==> flow/design.v <==
module ALU (a,b,ctrl,res,R15,res_we,R15_we);
	input signed [15:0] a,b;
	input [3:0] ctrl;
	output reg signed [15:0] res;
	output reg signed [15:0] R15;
	output reg res_we, R15_we;
	always@(*)begin
		res = 16'sd0;
		R15 = 16'sd0;
		res_we = 1'b1;
		R15_we = 1'b0;
		case(ctrl)
			3'b000: begin
						res = a + b;
					end
			3'b001: begin
						res = a - b;
					end
			3'b010: begin
						{R15,res} = a * b;
						R15_we = 1'b1;
					end
			3'b011: begin
						R15_we = 1'b1;
						if (b == 16'sd0) begin
							res = -16'sd1;
							R15 = a;
						end
						else begin
							res = a / b;
							R15 = a % b;
						end
					end
			3'b100: begin
						res = a & b;
					end
			3'b101: begin
						res = a | b;
					end
			default: begin
						res_we = 1'b0;
					end
		endcase
	end
endmodule
module alu16(clk, rst, a, b, ctrl, res, R15);
	input clk, rst;
	input [15:0] a, b;
	input [3:0] ctrl;
	output reg [15:0] res;
	output reg [15:0] R15;
	wire [15:0] alu_res, alu_R15;
	wire res_we, R15_we;
	ALU u_alu(.a(a), .b(b), .ctrl(ctrl), .res(alu_res), .R15(alu_R15), .res_we(res_we), .R15_we(R15_we));
	always @(posedge clk, negedge rst) begin
		if (~rst) begin
			res <= 16'h0000;
			R15 <= 16'h0000;
		end
		else begin
			if (res_we)
				res <= alu_res;
			if (R15_we)
				R15 <= alu_R15;
		end
	end
endmodule
# Reports on alu16
# Tool output for the design above, in the order of the flow.
# Lines are those of the file above, counted from 1.
# The mark -- stands for no value.
# setup
top_module	alu16
clock	clk
library	sky130hd
pvt_corner	tt_025C_1v80

# After elaboration
# Yosys after proc, flatten, opt, wreduce and memory -nomap, before mapping. Enables and synchronous resets that opt folds into registers are not counted as muxes. Memory bits, and registers merged into a memory's read port (data or address), are not among the register bits. Print and check cells are not counted. Equal cells are merged and count once.
# bits
reg_bits	32
inputBits	38
elab_cells	24
# classes
add_sub_neg	2
multipliers	1
n_div	2
equal	5
muxes	6
n_logic	2
n_reduce_logical	4
# op_table
operator	count
16-bit by 16-bit multiplier with 32-bit output	1
16-bit by 16-bit divider with 16-bit output	1
16-bit by 16-bit remainder unit with 16-bit output	1
16-bit parallel mux with 6-bit select	1
16-bit parallel mux with 2-bit select	1
16-bit 2-to-1 mux	2
16-bit adder	1
16-bit subtractor	1
16-bit AND	1
16-bit bitwise OR	1
16-bit zero test	1
4-bit by 2-bit equality test with 1-bit output (second input constant)	2
4-bit by 3-bit equality test with 1-bit output (second input constant)	2
6-bit OR reduction	1
4-bit by 1-bit equality test with 1-bit output (second input constant)	1
4-bit zero test	1
2-bit OR reduction	1
1-bit 2-to-1 mux	2

# Logic depth
# Depth = most cells in a row (Yosys ltp): at word level without a register or memory, in the mapped netlist without a sequential cell, where the memories' decode and read muxes count.
# depth
ltp_word	3
ABC_AREA	0
depth_mapped	160
depth_no_buf	146

# Synthesis result
# Source: synth_stat.txt of the flow (Yosys; design flattened, memories mapped). It holds for the ABC_AREA given above (unset counts as 0); a run with the other value may have another netlist.
# mapped
mapped_cells	2892
mapped_area_um2	22454.0
ff_cells	32
# by_type
type	count	type_area_um2
sky130_fd_sc_hd__fa_1	264	5.29E+03
sky130_fd_sc_hd__ha_1	244	3.05E+03
sky130_fd_sc_hd__inv_1	345	1.29E+03
sky130_fd_sc_hd__nand2_1	304	1.14E+03
sky130_fd_sc_hd__xnor2_1	108	945.907
sky130_fd_sc_hd__nor2_1	234	878.342
sky130_fd_sc_hd__dfrtp_1	32	800.768
sky130_fd_sc_hd__a21oi_1	151	755.725
sky130_fd_sc_hd__o21ai_0	150	750.72
sky130_fd_sc_hd__and2_1	104	650.624
sky130_fd_sc_hd__xor2_1	73	639.363
sky130_fd_sc_hd__clkbuf_1	97	364.099
sky130_fd_sc_hd__o21a_1	41	307.795
sky130_fd_sc_hd__a21o_1	36	270.259
sky130_fd_sc_hd__a31oi_1	42	262.752
sky130_fd_sc_hd__nor3_1	52	260.25
sky130_fd_sc_hd__nand2b_1	39	243.984
sky130_fd_sc_hd__mux2i_1	21	210.202
# Not listed: further types 83, cells in them 555.
# The figures by module come from a second, unflattened synthesis with its own total; it is not the netlist above.
# unflattened
hier_cells	2883
hier_area_um2	22749.3
# Rows give one instance, submodules left out.
# modules
module	n_inst	cells	area_um2	seq_area_um2
ALU	1	2815	21450.6	0.0
alu16	1	68	1298.7	800.8

# Path before layout
# Path of least setup slack by OpenSTA after synthesis, without wires, with an ideal clock, recovery checks aside; 20% of the period is set as input and as output delay. Where synthesis merged equal registers, the netlist keeps one of their names.
# synth_timing
path_kind	input to register
start	input b[0]
end	register R15[14]
clock_period_ns	40.0
input_delay_ns	8.000
setup_time_ns	0.133
t_first_pin_ns	8.000
t_arrival_ns	40.003
setup_slack_ns	-0.136
delay_ns	32.136
driving_pins	148
synth_period_reached_ns	40.136
# "delay_ns" = arrival - input delay + setup time.
# "driving_pins": output pins that drive a net of the path, with the launching flip-flop's if there is one; two outputs of one cell count as two.
# "synth_period_reached_ns" is the clock period less the worst setup slack; recovery checks do not enter. This is arithmetic on one report: input and output delays are still those of the set period (20% each).
# Between the ends stands the longest chain of elaborated cells between them, by number of cells; it is not shown to be the way that was timed. Of several equally long chains one is given.
# A line is the first line of the expression or statement that the cell stems from. Yosys adds cells for indexed reads and writes and turns some case tables into memories.
# synth_between
cell_sequence	sky130_fd_sc_hd__clkbuf_1 > sky130_fd_sc_hd__clkbuf_1 > sky130_fd_sc_hd__inv_1 > sky130_fd_sc_hd__ha_1 > sky130_fd_sc_hd__nor4b_4 > sky130_fd_sc_hd__a41oi_2 > sky130_fd_sc_hd__mux2i_4 > sky130_fd_sc_hd__a2111oi_4 > sky130_fd_sc_hd__buf_2 > sky130_fd_sc_hd__nand2_1 > sky130_fd_sc_hd__or2_2 > sky130_fd_sc_hd__nand2_1 > sky130_fd_sc_hd__o21ai_0 > sky130_fd_sc_hd__ha_1 > sky130_fd_sc_hd__o21a_1 > sky130_fd_sc_hd__nor2_1 > sky130_fd_sc_hd__or2_2 > sky130_fd_sc_hd__nor4_4 > (+112 left out) > sky130_fd_sc_hd__ha_1 > sky130_fd_sc_hd__and2_1 > sky130_fd_sc_hd__a31oi_1 > sky130_fd_sc_hd__a311oi_1 > sky130_fd_sc_hd__o21ai_0 > sky130_fd_sc_hd__a21oi_1 > sky130_fd_sc_hd__clkbuf_1 > sky130_fd_sc_hd__clkbuf_1 > sky130_fd_sc_hd__nor2_1 > sky130_fd_sc_hd__a21oi_1 > sky130_fd_sc_hd__ha_1 > sky130_fd_sc_hd__nor3b_1 > sky130_fd_sc_hd__nor4b_2 > sky130_fd_sc_hd__nand3_1 > sky130_fd_sc_hd__or3_1 > sky130_fd_sc_hd__nor3_2 > sky130_fd_sc_hd__mux2i_1 > sky130_fd_sc_hd__o31ai_2
elab_chain_cells	3
cone_cells	5
lines_between	4
classes_between	mul (1); div (1); mux (2); reduce/logical (1)
# synth_lines
item	line	rtl
from (decl)	48	input [15:0] a, b;
16-bit by 16-bit remainder unit with 16-bit output	31	R15 = a % b;
16-bit 2-to-1 mux	25	if (b == 16'sd0) begin
16-bit parallel mux with 2-bit select	12	case(ctrl)
to (assign)	58	R15 <= 16'h0000;
to (assign)	64	R15 <= alu_R15;
to (decl)	51	output reg [15:0] R15;

# Timing after layout
# Path of least setup slack in the final report of run 2 (OpenROAD, finished layout, wires in). Where an end is a register, its clock arrival counts in the times.
# layout_timing
path_kind	input to register
start	input b[2]
end	register R15[14]
clock_period_ns	33.9
input_delay_ns	6.78
setup_time_ns	0.14
t_first_pin_ns	6.78
t_arrival_ns	34.52
setup_slack_ns	-0.46
driving_pins	146
# Between the ends stands the longest chain of elaborated cells between them, by number of cells; it is not shown to be the way that was timed. Of several equally long chains one is given.
# layout_between
cell_sequence	sky130_fd_sc_hd__dlygate4sd2_1 > sky130_fd_sc_hd__nor4b_4 > sky130_fd_sc_hd__nand3_2 > sky130_fd_sc_hd__mux2i_4 > sky130_fd_sc_hd__a2111oi_4 > sky130_fd_sc_hd__nand2_2 > sky130_fd_sc_hd__or2_4 > sky130_fd_sc_hd__nand2_2 > sky130_fd_sc_hd__o21ai_2 > sky130_fd_sc_hd__ha_1 > sky130_fd_sc_hd__o21a_1 > sky130_fd_sc_hd__nor2_2 > sky130_fd_sc_hd__or2_4 > sky130_fd_sc_hd__nor4_4 > sky130_fd_sc_hd__buf_4 > sky130_fd_sc_hd__mux2_4 > sky130_fd_sc_hd__ha_4 > sky130_fd_sc_hd__o21a_4 > (+110 left out) > sky130_fd_sc_hd__a21oi_2 > sky130_fd_sc_hd__ha_4 > sky130_fd_sc_hd__and2_4 > sky130_fd_sc_hd__a31oi_4 > sky130_fd_sc_hd__nand2_2 > sky130_fd_sc_hd__o21ai_4 > sky130_fd_sc_hd__a21oi_4 > sky130_fd_sc_hd__buf_12 > sky130_fd_sc_hd__or4_4 > sky130_fd_sc_hd__o31a_1 > sky130_fd_sc_hd__o31a_1 > sky130_fd_sc_hd__buf_6 > sky130_fd_sc_hd__nor4b_4 > sky130_fd_sc_hd__nand3_1 > sky130_fd_sc_hd__or3_4 > sky130_fd_sc_hd__nor3_4 > sky130_fd_sc_hd__mux2i_1 > sky130_fd_sc_hd__o31ai_2
elab_chain_cells	3
cone_cells	5
lines_between	4
classes_between	mul (1); div (1); mux (2); reduce/logical (1)
# layout_lines
item	line	rtl
from (decl)	48	input [15:0] a, b;
16-bit by 16-bit remainder unit with 16-bit output	31	R15 = a % b;
16-bit 2-to-1 mux	25	if (b == 16'sd0) begin
16-bit parallel mux with 2-bit select	12	case(ctrl)
to (assign)	58	R15 <= 16'h0000;
to (assign)	64	R15 <= alu_R15;
to (decl)	51	output reg [15:0] R15;

Below are 4 stored runs of the flow (Yosys, OpenROAD; platform sky130hd) on alu16, each with its settings and what was measured, unordered. Constraints: input delay and output delay 20% of the set period each, output load 0.01 pF.
"worst_path_time_ns" means the part of the period allowed to the worst setup path (the constraints hold back 20% at inputs and 20% at outputs) less its slack; where the path has registers, the arrival times of their clocks count too.
"power_mw": no workload was simulated; the value follows from the tool's default switching activity.

Run 1, flow files:
==> flow/run.sh <==
#!/bin/bash
# the make line also repeats the synthesis and layout settings of config.mk as NAME=value (left out here)
make -C /OpenROAD-flow-scripts/flow DESIGN_CONFIG=/design/flow/config.mk WORK_HOME=/design/flow/orfs CLKGATE_MAP_FILE= finish
==> flow/config.mk <==
export PLATFORM = sky130hd
export DESIGN_NAME = alu16
export DESIGN_NICKNAME = alu16
export VERILOG_FILES = /design/flow/design.v
export SDC_FILE = /design/flow/constraint.sdc
export NUM_CORES = 4
export LEC_CHECK = 0
export CAP_MARGIN = 20
export CELL_PAD_IN_SITES_DETAIL_PLACEMENT = 2
export CELL_PAD_IN_SITES_GLOBAL_PLACEMENT = 1
export CORE_MARGIN = 5
export CORE_UTILIZATION = 31
export CTS_CLUSTER_DIAMETER = 359
export CTS_CLUSTER_SIZE = 36
export GPL_ROUTABILITY_DRIVEN = 0
export HOLD_SLACK_MARGIN = 0.05
export MAX_ROUTING_LAYER = met4
export MIN_ROUTING_LAYER = met2
export PLACE_DENSITY = 0.76
export SETUP_SLACK_MARGIN = 5.0
export SLEW_MARGIN = 15
export TNS_END_PERCENT = 50
==> flow/constraint.sdc <==
create_clock -name core_clock -period 53.5 [get_ports {clk}]
set_input_delay 10.7000 -clock core_clock [delete_from_list [all_inputs] [get_ports {clk}]]
set_output_delay 10.7000 -clock core_clock [all_outputs]
set_load 0.01 [all_outputs]

Run 1: unfinished; error GRT-0116 in routing

Run 2, flow files:
==> flow/run.sh <==
#!/bin/bash
# the make line also repeats the synthesis and layout settings of config.mk as NAME=value (left out here)
make -C /OpenROAD-flow-scripts/flow DESIGN_CONFIG=/design/flow/config.mk WORK_HOME=/design/flow/orfs CLKGATE_MAP_FILE= finish
==> flow/config.mk <==
export PLATFORM = sky130hd
export DESIGN_NAME = alu16
export DESIGN_NICKNAME = alu16
export VERILOG_FILES = /design/flow/design.v
export SDC_FILE = /design/flow/constraint.sdc
export NUM_CORES = 4
export LEC_CHECK = 0
export CAP_MARGIN = 20
export CORE_MARGIN = 2
export CORE_UTILIZATION = 40
export SETUP_SLACK_MARGIN = 1.0
export SLEW_MARGIN = 20
==> flow/constraint.sdc <==
create_clock -name core_clock -period 33.9 [get_ports {clk}]
set_input_delay 6.7800 -clock core_clock [delete_from_list [all_inputs] [get_ports {clk}]]
set_output_delay 6.7800 -clock core_clock [all_outputs]
set_load 0.01 [all_outputs]

==> results of run 2, as CSV <==
result,value
total_die_area_um2,58047.3
fin_ws_ns,-0.456
timing.setup.tns_ns,-2.560
power_mw,3.600
stdcell_area_um2,33430.8
synth_area_um2,22454.0
worst_path_time_ns,27.58
path_kind,"input to register"
worst_hold_slack_ns,0.504
finish.utilization_pct,60.4

Run 3, flow files:
==> flow/run.sh <==
#!/bin/bash
# the make line also repeats the synthesis and layout settings of config.mk as NAME=value (left out here)
make -C /OpenROAD-flow-scripts/flow DESIGN_CONFIG=/design/flow/config.mk WORK_HOME=/design/flow/orfs CLKGATE_MAP_FILE= finish
==> flow/config.mk <==
export PLATFORM = sky130hd
export DESIGN_NAME = alu16
export DESIGN_NICKNAME = alu16
export VERILOG_FILES = /design/flow/design.v
export SDC_FILE = /design/flow/constraint.sdc
export NUM_CORES = 4
export LEC_CHECK = 0
export CAP_MARGIN = 0
export CORE_MARGIN = 2
export CORE_UTILIZATION = 54
export CTS_CLUSTER_DIAMETER = 211
export CTS_CLUSTER_SIZE = 52
export GPL_ROUTABILITY_DRIVEN = 1
export GPL_TIMING_DRIVEN = 0
export PLACE_DENSITY_LB_ADDON = 0.28
export SLEW_MARGIN = 20
==> flow/constraint.sdc <==
create_clock -name core_clock -period 33.8 [get_ports {clk}]
set_input_delay 6.7600 -clock core_clock [delete_from_list [all_inputs] [get_ports {clk}]]
set_output_delay 6.7600 -clock core_clock [all_outputs]
set_load 0.01 [all_outputs]

==> results of run 3, as CSV <==
result,value
stdcell_area_um2,28812.6
synth_area_um2,22454.0
finish.utilization_pct,70.4
total_die_area_um2,43228.6
fin_ws_ns,-2.408
timing.setup.tns_ns,-56.865
worst_path_time_ns,29.45
path_kind,"input to register"
worst_hold_slack_ns,0.491
power_mw,3.252

Run 4, flow files:
==> flow/run.sh <==
#!/bin/bash
# the make line also repeats the synthesis and layout settings of config.mk as NAME=value (left out here)
make -C /OpenROAD-flow-scripts/flow DESIGN_CONFIG=/design/flow/config.mk WORK_HOME=/design/flow/orfs CLKGATE_MAP_FILE= finish
==> flow/config.mk <==
export PLATFORM = sky130hd
export DESIGN_NAME = alu16
export DESIGN_NICKNAME = alu16
export VERILOG_FILES = /design/flow/design.v
export SDC_FILE = /design/flow/constraint.sdc
export NUM_CORES = 4
export LEC_CHECK = 0
export CAP_MARGIN = 20
export CELL_PAD_IN_SITES_GLOBAL_PLACEMENT = 2
export CORE_ASPECT_RATIO = 1.78
export CORE_MARGIN = 7
export CORE_UTILIZATION = 54
export MAX_ROUTING_LAYER = met4
export PLACE_DENSITY_LB_ADDON = 0.13
export SETUP_SLACK_MARGIN = 5.0
export SLEW_MARGIN = 10
==> flow/constraint.sdc <==
create_clock -name core_clock -period 27.7 [get_ports {clk}]
set_input_delay 5.5400 -clock core_clock [delete_from_list [all_inputs] [get_ports {clk}]]
set_output_delay 5.5400 -clock core_clock [all_outputs]
set_load 0.01 [all_outputs]

Run 4: unfinished; error FLW-0024 in placement
